==> flow/design.v <==
`timescale 1ns / 1ps
module AES_Composite_enc(Kin, Din, Dout, Krdy, Drdy, Kvld, Dvld, EN, BSY, CLK, RSTn, cc_out);  
   input  [127:0] Kin;   
   input [127:0]  Din;   
   output [127:0] Dout;  
   input          Krdy;  
   input          Drdy;  
   output         Kvld;  
   output         Dvld;  
   input          EN;    
   output         BSY;   
   input          CLK;   
   input          RSTn;  
   reg [127:0]    dat,key, rkey;
   reg [15:0]      dat0,dat1,dat2,dat3,dat4,dat5,dat6,dat7;   
   wire [127:0]   dat_next,rkey_next;
   wire [15:0] dat_next0;
   reg [79:0]      rnd;  
   reg [7:0]      rcon; 
   reg            sel;   
   reg            Dvld, Kvld, BSY;
   wire           rst;
	reg [79:0]      store;
   reg            m;
   reg [1:0]      n;
   reg [2:0]      k;
   reg [3:0]      l;
   reg [3:0] d;
   reg [7:0] i;  
   (* keep = "true" *) (* s = "true" *) output reg [31:0] cc_out;
   reg [31:0] R;
   wire [31:0] r;
   wire [31:0] b;
	reg [3:0] j;
	reg on;
assign rst = ~RSTn;
aes_core dut1(sel,i,dat,dat0,dat1,dat2,dat3,dat4,dat5,dat6,rkey_next,dat_next,dat_next0); 
KeyExpantion keyexpantion (.kin(rkey), .kout(rkey_next), .rcon(rcon));
always @(posedge CLK or posedge rst) begin
      if (rst)     Dvld <= 0;
      else if (EN) Dvld <= sel;
   end
   always @(posedge CLK or posedge rst) begin
      if (rst) Kvld <= 0;
      else if (EN) Kvld <= Krdy;
   end
   always @(posedge CLK or posedge rst) begin
      if (rst) BSY <= 0;
      else if (EN) BSY <= Drdy || (rnd[79:1] | sel);
   end  
 always@(posedge CLK or posedge rst)
 begin
  if(rst) i<=8'd0; 
  else if (EN) begin
       if(i[7])         i<=8'd1;
       else if(Drdy)    i<=8'd1;
       else if(~rnd[0]) i<={i[6:0],i[7]};
 end
 end
 always @(posedge CLK or posedge rst) begin
      if (rst)     sel <= 0;
      else if (EN) sel <= rnd[79];
   end
 always @(posedge CLK or posedge rst) begin
      if (rst)
      begin
              dat <= 128'h0;
              dat7<=16'h0;
      end
      else if (EN) begin
         if (Drdy)   
         begin             
         dat <= Din ^ Kin;
         end
         else if ((i[7]) && (~rnd[0]|sel)) 
            begin
            dat <= dat_next;   
            dat7<=dat_next0;   
            end
      end
   end
 always @(posedge CLK or posedge rst) begin
      if (rst)                 dat0 <= 16'h0;
      else if (EN) begin
          if ((i[0]) && (~rnd[0]|sel))  dat0 <= dat_next0;   
      end
   end
 always @(posedge CLK or posedge rst) begin
      if (rst)                 dat1 <= 16'h0;
      else if (EN) begin
          if ((i[1]) && (~rnd[0]|sel))  dat1 <= dat_next0; 
      end
   end
 always @(posedge CLK or posedge rst) begin
      if (rst)                 dat2 <= 16'h0;
      else if (EN) begin
          if ((i[2]) && (~rnd[0]|sel))  dat2 <= dat_next0; 
      end
   end
  always @(posedge CLK or posedge rst) begin
      if (rst)                 dat3 <= 16'h0;
      else if (EN) begin
          if ((i[3]) && (~rnd[0]|sel))  dat3<= dat_next0; 
      end
   end
always @(posedge CLK or posedge rst) begin
      if (rst)                 dat4 <= 16'h0;
      else if (EN) begin
          if ((i[4]) && (~rnd[0]|sel))  dat4<= dat_next0; 
      end
   end
always @(posedge CLK or posedge rst) begin
      if (rst)                 dat5 <= 16'h0;
      else if (EN) begin
          if ((i[5]) && (~rnd[0]|sel))  dat5<= dat_next0; 
      end
   end
always @(posedge CLK or posedge rst) begin
      if (rst)                 dat6 <= 16'h0;
      else if (EN) begin
          if ((i[6]) && (~rnd[0]|sel))  dat6<= dat_next0; 
      end
   end
 assign Dout = dat; 
 always @(posedge CLK or posedge rst) begin
      if (rst)     key <= 128'h0;
      else if (EN)
        if (Krdy)  key <= Kin;
   end
   always @(posedge CLK or posedge rst) begin
      if (rst)         rkey <= 128'h0;
      else if (EN) begin
         if (Krdy)        rkey <= Kin;
         else if (rnd[0] && ~on) rkey <= key;
         else if (i[7] && (~rnd[0]|sel)) rkey <= rkey_next;
      end
   end 
 always @(posedge CLK or posedge rst) begin
     if (rst)          rcon <= 8'h01;
     else if (EN) begin
        if (Drdy)    rcon <= 8'h01;
        else if ((i[7])&& ~rnd[0]) rcon <= xtime(rcon);
     end
   end
   function [7:0] xtime;
      input [7:0] x;
      xtime = (x[7]==1'b0)? {x[6:0],1'b0} : {x[6:0],1'b0} ^ 8'h1B;
   endfunction
	always @(posedge CLK or posedge rst) begin
      if (rst)                 m <= 1'b0;
		else if (m!=1'b0)           m <= 1'b0;
      else if (EN && (~store[0]) && (rnd[8] | rnd[72]) && d[0])   m <= 1'b1;
      else m <= 1'b0;
   end
   always @(posedge CLK or posedge rst) begin
      if (rst)                 n <= 2'b00;
		else if (n!=2'd0)           n <= {1'b0,n[1]};
      else if (EN && (~store[0]) && (rnd[8] | rnd[72]) && d[1])   n <= 2'b10;
		else n <= 2'd0;
   end
   always @(posedge CLK or posedge rst) begin
      if (rst)                 k <= 3'b000;
		else if (k!=3'd0)           k <= {1'b0,k[2:1]};    
      else if (EN && (~store[0]) && (rnd[8] | rnd[72]) && d[2])   k <= 3'b100;
		else k <= 3'd0;
   end
   always @(posedge CLK or posedge rst) begin
      if (rst)                 l <= 4'b0000;
		else if (l!=4'd0)           l <= {1'b0,l[3:1]};
      else if (EN && (~store[0]) && (rnd[8] | rnd[72]) && d[2])   l <= 4'b1000;
		else l <= 4'd0;
   end
	always @ (posedge CLK or posedge rst) begin
	   if (rst) on <= 1'b0;
		else if (rnd[8] | rnd[72] && ~store[0]) on <= 1'b1;
		else if ((!m) && (!n) && (!k) && (!l)) on <= 1'b0;
	end
	wire h = (on && (!m) && (!n) && (!k) && (!l));
	always @(posedge CLK or posedge rst) begin
      if (rst)    begin    rnd <= 80'd1;  store <= 80'd1; end
      else if (EN) begin
         if (Drdy)  begin       rnd <= {rnd[78:0], rnd[79]};  store <= 80'd0; end
         else if ((rnd[8] | rnd[72] && ~store[0]) || h)  begin 
                 if(store==80'd0) begin store <= {rnd[78:0], rnd[79]}; rnd <= 80'd1;  end
                 else if ((!m) && (!n) && (!k) && (!l)) begin rnd <= store; store <= 80'd0; end    
         end
			else if(~rnd[0])  rnd <= {rnd[78:0],rnd[79]};
      end
   end
   assign r = R;
   assign b = cc_out;
   always @ (posedge CLK or posedge rst) begin
   if (rst) R <= 32'hffffffff;
	else R <= cc_out;
   end
    always @ (posedge CLK or posedge rst) begin
      if (rst) j <= 4'd0;
		else if (sel) j <= 4'd0;
      else if (i[7]) j <= j + 4'd1;
      else j <= j;
    end
	wire g = ((|rnd[8:0]) || (j == 4'd9)) && BSY;
	always @ (*) begin
     if (rst) cc_out <= R;
     else if (g) begin  
		 case (dat_next0[1:0]%4)
         2'd0: cc_out[31:0] <= (r[0]==0)?(r[31:0]>>1):(r[31:0]<<1)+r[31:0]+32'd1;
         2'd1: cc_out[31:0] <= (r[0]==0)?(r[31:0]>>1):(r[31:0]<<2)+32'd1;
         2'd2: cc_out[31:0] <= (r[0]==0)?(r[31:0]>>1):(r[31:0]<<2)+r[31:0]+32'd1;
         2'd3: cc_out[31:0] <= (r[0]==0)?(r[31:0]>>1):(r[31:0]<<2)+(r[31:0]<<1)+32'd1;
         default: cc_out <= R;
       endcase
     end
     else cc_out <= R;
    end
	 wire [1:0]  p;
    assign p=cc_out%4;
    always@(*) begin
     case(p)
     0: begin d=4'b0001; end
     1: begin d=4'b0010; end
     2: begin d=4'b0100; end
     3: begin d=4'b1000; end
     endcase
	 end
endmodule
module aes_core(sel,i,dat,din0,din1,din2,din3,din4,din5,din6,k,datout,dout);
input sel;
input [7:0]i;
input [15:0] din0,din1,din2,din3,din4,din5,din6;
output reg[15:0] dout;
input [127:0] dat,k;
output [127:0] datout;
reg [15:0] a;
wire [15:0]b;  
wire [127:0]data,data1,data2;
wire [127:0] rx;  
wire [127:0] rs;  
wire [31:0] mx0,mx1,mx2,mx3;  
wire [31:0] my0,my1,my2,my3;  
masoleh f(a,b);
always@(*)begin 
    case(i)
    8'd1: begin
        a<=dat[127:112];
        dout<=b;
    end
    8'd2: begin
        a<=dat[111:96];
        dout<=b;
    end
    8'd4: begin
        a<=dat[95:80];
        dout<=b;
    end
    8'd8: begin
        a<=dat[79:64];
        dout<=b;
    end
    8'd16: begin
        a<=dat[63:48];
        dout<=b;
    end
    8'd32: begin
        a<=dat[47:32];
        dout<=b;
    end
    8'd64: begin
        a<=dat[31:16];
        dout<=b;
    end
    8'd128: begin
        a<=dat[15:0];
        dout<=b;
    end
	 default: begin
	     a<=dat[15:0];
        dout<=b;
	 end
    endcase
end
row_shift f17(rx,rs);
MixColumns f18(mx0,my0);
MixColumns f19(mx1,my1);
MixColumns f20(mx2,my2);
MixColumns f21(mx3,my3);
 assign data={din0,din1,din2,din3,din4,din5,din6,b};
 assign rx=data;
 assign data1=rs;
 assign {mx0,mx1,mx2,mx3}=data1;
 assign data2={my0,my1,my2,my3};
 assign datout=(sel)?data1^k:data2^k;
endmodule
module MixColumns(x, y);
   input  [31:0]  x;
   output [31:0]  y;
   wire [7:0]    a0, a1, a2, a3;
   wire [7:0]    b0, b1, b2, b3;
   assign a0 = x[31:24];
   assign a1 = x[23:16];
   assign a2 = x[15: 8];
   assign a3 = x[ 7: 0];
   assign b0 = xtime(a0);
   assign b1 = xtime(a1);
   assign b2 = xtime(a2);
   assign b3 = xtime(a3);
   assign y[31:24] =    b0 ^ a1^b1 ^ a2    ^ a3;
   assign y[23:16] = a0        ^b1 ^ a2^b2 ^ a3;
   assign y[15: 8] = a0    ^ a1        ^b2 ^ a3^b3;
   assign y[ 7: 0] = a0^b0 ^ a1    ^ a2        ^b3;
   function [7:0] xtime;
      input [7:0] x;
      xtime = (x[7]==1'b0)? {x[6:0],1'b0} : {x[6:0],1'b0} ^ 8'h1B;
   endfunction
endmodule  
module KeyExpantion (kin, kout, rcon);
   input [127:0]  kin;
   output [127:0] kout;
   input [7:0] 	  rcon;
   wire [31:0]   ws,wr, w0, w1, w2, w3;
   wire [15:0] ws1,ws2;
   masoleh max1({kin[23:16],kin[15:8]},ws1);
   masoleh max2({kin[7:0],kin[31:24]},ws2);
   assign ws={ws1,ws2};
   assign wr = {(ws[31:24] ^ rcon), ws[23:0]};
   assign w0 = wr ^ kin[127:96];
   assign w1 = w0 ^ kin[95:64];
   assign w2 = w1 ^ kin[63:32];
   assign w3 = w2 ^ kin[31:0];
   assign kout = {w0, w1, w2, w3};
endmodule  
module masoleh(x,y);  
input [15:0] x;
output [15:0] y;
wire [7:0] byte_in1, byte_in2;
wire [7:0] byte_out1, byte_out2;
assign byte_in1 = x[15:8];
assign byte_in2 = x[7:0];
Newlight_sbox cm1(byte_in1, byte_out1);
Newlight_sbox cm2(byte_in2, byte_out2);
assign y = {byte_out1, byte_out2};
endmodule
module Newlight_sbox( input [7:0] g,
                      output [7:0] s
    );
wire y1,y2,y3,y4,y5,y6,y7,y8,y9,y10,y11,y12,y13,y14,y15,y16,y17,y18;
wire l1,l2,l3,l4;
wire x1,x2,x3,x4;
wire r1,r2,r3,r4,r5,r6,r7,r8,r9,r10,r11,r12;
In_tf m1 (.g(g),.a0(y1),.a1(y2),.a2(y3),.a3(y4),.b0(y5),.b1(y6),.b2(y7),.b3(y8),
          .a01(y9),.a02(y10),.a13(y11),.a23(y12),.ap(y13),.b01(y14),.b02(y15),.b13(y16),.b23(y17),.bp(y18)   );
expo_comp m2 (.a0(y1) ,.a1(y2),.a2(y3),.a3(y4),.b0(y5),.b1(y6),.b2(y7),.b3(y8),
           .a01(y9),.a02(y10),.a13(y11),.a23(y12),.ap(y13),.b01(y14),.b02(y15),.b13(y16),.b23(y17),.bp(y18),.d0(l1),.d1(l2),.d2(l3),.d3(l4));
Inv_4 m3 (   .d0(l1),.d1(l2),.d2(l3),.d3(l4),.e0(x1),.e1(x2),.e2(x3),.e3(x4)  );
mul_out m4 ( .e0(x1),.e1(x2),.e2(x3),.e3(x4),.a0(y1),.a1(y2),.a2(y3),.a3(y4),.b0(y5),.b1(y6),.b2(y7),.b3(y8),
             .a01(y9),.a02(y10),.a13(y11),.a23(y12),.ap(y13),.b01(y14),.b02(y15),.b13(y16),.b23(y17),.bp(y18),
             .w0(r1),.w1(r2),.w2(r3),.w3(r4),.w4(r5),.w5(r6),.z0(r7),.z1(r8),.z2(r9),.z3(r10),.z4(r11),.z5(r12) );
out_tf m5 (  .w0(r1),.w1(r2),.w2(r3),.w3(r4),.w4(r5),.w5(r6),.z0(r7),.z1(r8),.z2(r9),.z3(r10),.z4(r11),.z5(r12),.s(s));            
endmodule
module In_tf(input [7:0] g,
             output a0,a1,a2,a3,b0,b1,b2,b3,
             output a01,a02,a13,a23,ap,b01,b02,b13,b23,bp
             );
             wire t0,t1;
assign a0 = b3^g[4];
assign a1 = a13^a3;
assign a2 = b3^g[7];
assign a3 = b3^g[1];
assign b0 = g[0];
assign b1 = b01^g[0];
assign b2 = b0^b02;
assign b3 = b23^b2;
assign a01 = a23^ap;
assign a02 = g[7]^g[4];
assign a13 = g[7]^g[2];
assign a23 = g[7]^g[1];
assign ap = g[4]^g[2];
assign b01 = t0^a01;
assign b02 = t1^g[6];
assign b13 = b02^bp;
assign b23 = t1^g[5];
assign bp = b23^b01;
assign t0 = g[3]^g[2];
assign t1 = t0^g[1]; 
endmodule
module expo_comp( input a0,a1,a2,a3,b0,b1,b2,b3,a01,a02,a13,a23,ap,b01,b02,b13,b23,bp,
                  output d0,d1,d2,d3  );
assign d0 = ~(a01&b01)^(~(a02&b02))^(~(a0&b0))^(~(a13|b13));
assign d1 = ~(a01&b01)^(~(a02|b02))^(~(a1&b1))^(~(ap&bp));
assign d2 = ~(a2|b2)^(~(a13&b13))^(~(a23&b23))^(~(a02&b02));
assign d3 = ~(a3&b3)^(~(ap&bp))^(~(a23|b23))^(~(a02&b02));                 
endmodule
module Inv_4( input d0,d1,d2,d3,
              output e0,e1,e2,e3 );
   assign e0 = d3&(d0^d1) | d2&((~d0)|d3);
   assign e1 = (~d2)&d3&(d0^~d1) | d2&(d1|(~d3));           
   assign e2 = d1&(d2^d3) | d0&((~d2)|d1);   
   assign e3 = (~d0)&d1&(d2^~d3) | d0&(d3 | (~d1));       
endmodule
module mul_out( input a0,a1,a2,a3,b0,b1,b2,b3,a01,a02,a13,a23,ap,b01,b02,b13,b23,bp,
                      e0,e1,e2,e3,
                output w0,w1,w2,w3,w4,w5,
                output z0,z1,z2,z3,z4,z5      
    );
  wire e02,e13;
assign  e02 = e0^e2;
assign  e13 = e1^e3;
assign w0 = ~(b1&e0)^(~(b01&e1)); 
assign w1 = ~(b0&e1)^(~(b01&e0));
assign w2 = ~(b3&e2)^(~(b23&e3));
assign w3 = ~(b2&e3)^(~(b23&e2));
assign w4 = ~(b13&e13)^(~(b02&e02));
assign w5 = ~(bp&e13)^(~(b13&e02));
assign z0 = ~(a1&e0)^(~(a01&e1));
assign z1 = ~(a0&e1)^(~(a01&e0));
assign z2 = ~(a3&e2)^(~(a23&e3));
assign z3 = ~(a2&e3)^(~(a23&e2));
assign z4 = ~(a13&e13)^(~(a02&e02));
assign z5 = ~(ap&e13)^(~(a13&e02));   
endmodule
module out_tf( input w0,w1,w2,w3,w4,w5,
               input z0,z1,z2,z3,z4,z5,
               output [7:0] s
                                         );
 wire t2,t3,t4,t5,t6;                                        
 assign t2 = w3^z1^z5;                                        
 assign t3 = w0^w2;
 assign t4 = w3^w5;
 assign t5 = w0^w4;  
 assign t6 = t5^z2;
 assign s[7] = t2^w5;
 assign s[6] = t4^~s[4];
 assign s[5] = t6^~z4;
 assign s[4] = t2^w1;
 assign s[3] = t3^s[4];
 assign s[2] = t6^z0^s[7];
 assign s[1] = t5^t4^s[0];
 assign s[0] = ~(t3^z3^z5);
endmodule
module row_shift(sb,rs);
input [127:0] sb;
output reg [127:0] rs;
always@(sb)
begin
       rs[127:120] = sb[127:120];  
       rs[119:112] = sb[87:80];  
       rs[111:104] = sb[47:40];  
       rs[103:96]  = sb[7:0];    
       rs[95:88]   = sb[95:88];  
       rs[87:80]   = sb[55:48];  
       rs[79:72]   = sb[15:8];   
       rs[71:64]   = sb[103:96]; 
       rs[63:56]   = sb[63:56];  
       rs[55:48]   = sb[23:16];  
       rs[47:40]   = sb[111:104]; 
       rs[39:32]   = sb[71:64];  
       rs[31:24]   = sb[31:24];  
       rs[23:16]   = sb[119:112];  
       rs[15:8]    = sb[79:72];  
       rs[7:0]     = sb[39:32];  
end                 
endmodule
Step by step through the tools: AES_Composite_enc

What the tools print for AES_Composite_enc, step after step.
Lines are those of the file above, counted from 1.
Cell names lack the library's common part.
A cell with n/a has no value.

Top module: AES_Composite_enc
Clock input: CLK
Cell library: sky130hd
Corner: tt_025C_1v80

Elaborated design

Source: Yosys, flattened and elaborated, memories not mapped. Widths are those after wreduce. Registers that Yosys merges into a memory's read port (data or address) are not register bits. Print and check cells do not count. Equal cells are merged and count once.

$add $sub $neg: 8
Equality and inequality tests: 17
Multiplexer cells: 58
Bitwise operators: 1061
Reductions and logical operators: 60

Operators by type and width:

| kind                                   | count |
| two-way mux 128 bit                    | 6 |
| two-way mux 80 bit                     | 9 |
| bitwise XOR 8 bit                      | 65 |
| bitwise XOR 128 bit                    | 3 |
| bitwise XOR 1 bit                      | 372 |
| bitwise AND 1 bit                      | 252 |
| inverter 1 bit                         | 249 |
| two-way mux 32 bit                     | 6 |
| adder 32 x 1 -> 32 bit with constant B | 4 |
| bitwise XOR 32 bit                     | 4 |
| parallel mux 32 bit (select 4 bit)     | 1 |
| parallel mux 16 bit (select 7 bit)     | 1 |
| adder 32 bit                           | 3 |
| two-way mux 5 bit                      | 17 |
| logical NOT 80 bit                     | 1 |
| logical OR 1 x 79 -> 1 bit             | 1 |
| OR 79 x 1 -> 79 bit                    | 1 |
| OR 1 bit                               | 74 |
| inverter 4 bit                         | 17 |
| two-way mux 8 bit                      | 5 |
| logical NOT 32 bit                     | 1 |
| AND reduction 2 bit                    | 13 |
| bitwise XNOR 1 bit                     | 24 |
| logical AND 1 bit                      | 24 |
| two-way mux 4 bit                      | 4 |
| nonzero test 2 bit                     | 6 |
| parallel mux 3 bit (select 4 bit)      | 1 |
| nonzero test 3 bit                     | 3 |

Not listed: further kinds 25, cells in them 37.

Flip-flop bits (word level): 723
Bits of input ports: 261
Output and inout bits: 163
Elaborated cells: 1231

Logic depth

Longest topological path by Yosys (ltp), each cell counted once; first at word level (registers and memories cut), then after technology mapping (sequential cells cut; the memories' decode and read muxes count).

Word-level depth: 34
ABC_AREA: 0
Depth in mapped cells: 45
Depth with buffers taken out: 37

Netlist

The flow's flattened synthesis, as Yosys stat reports it; memories are mapped. The netlist is that of the ABC_AREA named above (0 if unset); the other value can give another one.
The area totals of this step are shown rounded.

Standard cells after synthesis: 6466
Chip area (Yosys): 54000 um2
Area of sequential cells: 18100 um2
Mapped flip-flops: 723
Buffer cells: 511

Cell types:

| cell     | count | area in all (um2) |
| dfrtp_1  | 688   | 1.72E+04 |
| xnor2_1  | 860   | 7.53E+03 |
| o21ai_0  | 708   | 3.54E+03 |
| nand2_1  | 932   | 3.5E+03 |
| xor2_1   | 328   | 2.87E+03 |
| a21oi_1  | 503   | 2.52E+03 |
| nor2_1   | 449   | 1.69E+03 |
| clkbuf_1 | 443   | 1.66E+03 |
| mux2_2   | 145   | 1.63E+03 |
| ha_1     | 93    | 1.16E+03 |
| dfstp_2  | 35    | 919.632 |
| a22oi_1  | 105   | 788.256 |
| a211oi_1 | 102   | 765.734 |
| xnor3_1  | 32    | 720.691 |
| mux2i_1  | 53    | 530.509 |
| nor4_1   | 54    | 337.824 |
| nand3b_1 | 43    | 322.81 |
| nor3_1   | 61    | 305.293 |

Not listed: further types 94, cells in them 832.
The figures by module come from a second, unflattened synthesis with its own total; it is not the netlist above.

Cells (unflattened synthesis): 5638
Area (unflattened synthesis): 54000 um2

Each row is one instance without its submodules.

By module:

| module            | times used | cells | area (um2) | seq. area (um2) |
| AES_Composite_enc | 1          | 3881  | 37000      | 18100 |
| MixColumns        | 4          | 82    | 1340       | 0.0 |
| aes_core          | 1          | 394   | 3420       | 0.0 |
| In_tf             | 6          | 29    | 334        | 0.0 |
| KeyExpantion      | 1          | 175   | 1550       | 0.0 |
| mul_out           | 6          | 38    | 213        | 0.0 |
| out_tf            | 6          | 16    | 170        | 0.0 |
| row_shift         | 1          | 128   | 961        | 0.0 |
| expo_comp         | 6          | 24    | 153        | 0.0 |
| Inv_4             | 6          | 15    | 93.8       | 0.0 |
| Newlight_sbox     | 6          | 0     | 0.0        | 0.0 |
| masoleh           | 3          | 0     | 0.0        | 0.0 |

Path before layout

Path of least setup slack by OpenSTA after synthesis, without wires, with an ideal clock, recovery checks aside; 20% of the period is set as input and as output delay. Where synthesis merged equal registers, the netlist keeps one of their names.

Kind: register to output
From: reg i[1]
To: out cc_out[16]
Clock period: 14000 ps
Output delay: 2800 ps
Launch time at the first pin: 0 ps
Arrival: 8818 ps
Required time: 11200 ps
Setup slack: 2382 ps
Delay of the path: 8818 ps
Driving pins on the path: 40
Buffers on the path: 5
Synthesis period reached: 11618 ps

"delay of the path" is the arrival time less input delay plus setup time.
At an output port there is no setup time.
"driving pins on the path" counts driving pins, that of a launching flip-flop among them; a cell with two outputs on the path counts twice.
"synthesis period reached" is the clock period less the worst setup slack; recovery checks do not enter. This is arithmetic on one report: input and output delays are still those of the set period (20% each).
The rows between start and end are the longest chain of elaborated cells between them; the timing report does not say that the signal goes this way. Where chains are equally long, one stands for them.
Each line given opens the expression or statement behind the cell; cells for indexed reads and writes are added by Yosys, which also makes memories of some case tables.
A register here has more assigning lines than the two given.

Cells stage by stage: dfrtp_1 -> buf_6 -> or4_4 -> or3_4 -> and4_1 -> buf_2 -> nor4_4 -> nor2_2 -> xnor2_1 -> xnor2_1 -> ha_1 -> or4_1 -> a22oi_1 -> xnor2_1 -> xnor2_1 -> xnor2_1 -> inv_1 -> ha_1 -> (+4 left out) -> xor2_2 -> xnor3_1 -> clkbuf_1 -> inv_1 -> ha_1 -> clkbuf_1 -> clkinv_1 -> a21oi_1 -> or2_2 -> clkbuf_1 -> nor2_1 -> nor2_1 -> a21oi_1 -> o21ai_0 -> a21oi_1 -> o21ai_0 -> o21ai_0 -> o21ai_0
Cells in the longest elaborated chain: 29
Elaborated cells on any way between the ends: 141
Those cells by class: eq/ne: 10; mux: 4; logic: 126; reduce/logical: 1

RTL lines, path post-synthesis:

| what                               | RTL line | source |
| start, declared                    | 29       | `reg [7:0] i;` |
| start, assigned                    | 53       | `if(rst) i<=8'd0;` |
| start, assigned                    | 57       | `else if(~rnd[0]) i<={i[6:0],i[7]};` |
| == test 8 x 7 -> 1 bit             | 243      | `case(i)` |
| parallel mux 16 bit (select 7 bit) | 243      |  |
| bitwise XOR 1 bit                  | 383      | `assign t0 = g[3]^g[2];` |
| bitwise XOR 1 bit                  | 384      | `assign t1 = t0^g[1];` |
| bitwise XOR 1 bit                  | 379      | `assign b02 = t1^g[6];` |
| bitwise XOR 1 bit                  | 371      | `assign b2 = b0^b02;` |
| bitwise XOR 1 bit                  | 372      | `assign b3 = b23^b2;` |
| (+14 left out)                     | n/a      |  |
| bitwise XOR 1 bit x2               | 438      | `assign s[0] = ~(t3^z3^z5);` |
| inverter 1 bit                     | 438      |  |
| bitwise XOR 1 bit                  | 437      | `assign s[1] = t5^t4^s[0];` |
| == test 2 bit                      | 206      | `case (dat_next0[1:0]%4)` |
| parallel mux 32 bit (select 4 bit) | 206      |  |
| two-way mux 32 bit                 | 205      | `else if (g) begin` |
| two-way mux 32 bit                 | 204      | `if (rst) cc_out <= R;` |
| end, declared                      | 30       | `(* keep = "true" *) (* s = "true" *) output reg [31:0] cc_out;` |

Nets of the timed path that keep an RTL name, with a line that drives or declares them; the list need not be complete.

Nets with RTL names, path post-synthesis:

| net          | RTL line |
| dat_next0[0] | 438 |

Timing after layout

Path of least setup slack in the final report of flow run A (OpenROAD, finished layout, wires in). Where an end is a register, its clock arrival counts in the times.
The report prints the path's times to 10 ps; the period is as set.

Kind: register to output
From: reg i[4]
To: out cc_out[16]
Clock period: 16500 ps
Output delay: 3300 ps
Launch time at the first pin: 700 ps
Arrival: 11590 ps
Required time: 13200 ps
Setup slack: 1610 ps
Driving pins on the path: 39
Buffers on the path: 3

The rows between start and end are the longest chain of elaborated cells between them; the timing report does not say that the signal goes this way. Where chains are equally long, one stands for them.
A register here has more assigning lines than the two given.

Cells stage by stage: dfrtp_1 -> or4_4 -> or3_4 -> nand4_1 -> nor2_1 -> nor2_2 -> xnor2_1 -> xnor2_1 -> ha_1 -> or4_1 -> a22oi_1 -> xnor2_1 -> xnor2_1 -> xnor2_1 -> inv_1 -> ha_1 -> or2_2 -> mux2i_1 -> (+3 left out) -> xnor2_1 -> xor2_1 -> buf_4 -> inv_1 -> ha_1 -> clkinv_1 -> a21oi_1 -> or2_2 -> nor2_1 -> nor2_1 -> buf_4 -> a21oi_1 -> o21ai_0 -> a21oi_1 -> o21ai_0 -> o21ai_0 -> o21ai_0 -> clkdlybuf4s50_1
Cells in the longest elaborated chain: 29
Elaborated cells on any way between the ends: 141
Those cells by class: eq/ne: 10; mux: 4; logic: 126; reduce/logical: 1

RTL lines, path after layout:

| what                               | RTL line | source |
| start, declared                    | 29       | `reg [7:0] i;` |
| start, assigned                    | 53       | `if(rst) i<=8'd0;` |
| start, assigned                    | 57       | `else if(~rnd[0]) i<={i[6:0],i[7]};` |
| == test 8 x 7 -> 1 bit             | 243      | `case(i)` |
| parallel mux 16 bit (select 7 bit) | 243      |  |
| bitwise XOR 1 bit                  | 383      | `assign t0 = g[3]^g[2];` |
| bitwise XOR 1 bit                  | 384      | `assign t1 = t0^g[1];` |
| bitwise XOR 1 bit                  | 379      | `assign b02 = t1^g[6];` |
| bitwise XOR 1 bit                  | 371      | `assign b2 = b0^b02;` |
| bitwise XOR 1 bit                  | 372      | `assign b3 = b23^b2;` |
| (+14 left out)                     | n/a      |  |
| bitwise XOR 1 bit x2               | 438      | `assign s[0] = ~(t3^z3^z5);` |
| inverter 1 bit                     | 438      |  |
| bitwise XOR 1 bit                  | 437      | `assign s[1] = t5^t4^s[0];` |
| == test 2 bit                      | 206      | `case (dat_next0[1:0]%4)` |
| parallel mux 32 bit (select 4 bit) | 206      |  |
| two-way mux 32 bit                 | 205      | `else if (g) begin` |
| two-way mux 32 bit                 | 204      | `if (rst) cc_out <= R;` |
| end, declared                      | 30       | `(* keep = "true" *) (* s = "true" *) output reg [31:0] cc_out;` |

Subject: AES_Composite_enc on sky130hd, stored results

Hello all,

Measured data: module AES_Composite_enc, platform sky130hd, 2 stored runs of the flow under differing settings, order arbitrary. Input and output delays are each 20% of the period that was set; the output load is 0.01 pF.
"clock period achieved" is the run's clock period less its worst setup slack. It is reckoned from that one timing run; input and output delays stay at 20% of the period that was set.
"time of the worst setup path" = time allowed to the worst setup path (clock period - input delay - output delay, where it has them) - its slack; a late launch clock adds to it, a late capture clock takes from it.
"time of the worst setup path" is given in steps of 10 ps.
The results are shown rounded.

## Flow run A

==> flow/run.sh <==
#!/bin/bash
# the make line also repeats the synthesis and layout settings of config.mk as NAME=value (left out here)
make -C /OpenROAD-flow-scripts/flow DESIGN_CONFIG=/design/flow/config.mk WORK_HOME=/design/flow/orfs CLKGATE_MAP_FILE= finish
==> flow/config.mk <==
export PLATFORM = sky130hd
export DESIGN_NAME = AES_Composite_enc
export DESIGN_NICKNAME = AES_Composite_enc
export VERILOG_FILES = /design/flow/design.v
export SDC_FILE = /design/flow/constraint.sdc
export NUM_CORES = 4
export LEC_CHECK = 0
export CAP_MARGIN = 10
export CELL_PAD_IN_SITES_DETAIL_PLACEMENT = 0
export CORE_ASPECT_RATIO = 1.13
export CORE_MARGIN = 2
export CORE_UTILIZATION = 45
export CTS_CLUSTER_SIZE = 32
export MAX_ROUTING_LAYER = met4
export MIN_ROUTING_LAYER = met1
export SLEW_MARGIN = 25
export TNS_END_PERCENT = 70
==> flow/constraint.sdc <==
create_clock -name core_clock -period 16.5 [get_ports {CLK}]
set_input_delay 3.3000 -clock core_clock [delete_from_list [all_inputs] [get_ports {CLK}]]
set_output_delay 3.3000 -clock core_clock [all_outputs]
set_load 0.01 [all_outputs]

| result of flow run A | value |
|---|---|
| utilization | 0.524 |
| clock period achieved | 14890 ps |
| worst slack on setup checks | 1610 ps |
| mapped cell area after synthesis | 54000 um2 |
| summed negative setup slack | 0 ps |
| std-cell area (final layout) | 62600 um2 |
| overall die area | 123000 um2 |
| worst hold slack after layout | 358 ps |
| time of the worst setup path | 11590 ps |
| critical path kind | register to output |

## Flow run B

==> flow/run.sh <==
#!/bin/bash
# the make line also repeats the synthesis and layout settings of config.mk as NAME=value (left out here)
make -C /OpenROAD-flow-scripts/flow DESIGN_CONFIG=/design/flow/config.mk WORK_HOME=/design/flow/orfs CLKGATE_MAP_FILE= finish
==> flow/config.mk <==
export PLATFORM = sky130hd
export DESIGN_NAME = AES_Composite_enc
export DESIGN_NICKNAME = AES_Composite_enc
export VERILOG_FILES = /design/flow/design.v
export SDC_FILE = /design/flow/constraint.sdc
export NUM_CORES = 4
export LEC_CHECK = 0
export CAP_MARGIN = 20
export CORE_MARGIN = 2
export CORE_UTILIZATION = 40
export SETUP_SLACK_MARGIN = -0.45
export SLEW_MARGIN = 20
==> flow/constraint.sdc <==
create_clock -name core_clock -period 13.6 [get_ports {CLK}]
set_input_delay 2.7200 -clock core_clock [delete_from_list [all_inputs] [get_ports {CLK}]]
set_output_delay 2.7200 -clock core_clock [all_outputs]
set_load 0.01 [all_outputs]

| result of flow run B | value |
|---|---|
| utilization | 0.471 |
| clock period achieved | 13319 ps |
| worst slack on setup checks | 281 ps |
| mapped cell area after synthesis | 54000 um2 |
| summed negative setup slack | 0 ps |
| std-cell area (final layout) | 63100 um2 |
| overall die area | 138000 um2 |
| worst hold slack after layout | 375 ps |
| time of the worst setup path | 10600 ps |
| critical path kind | register to output |

Thanks
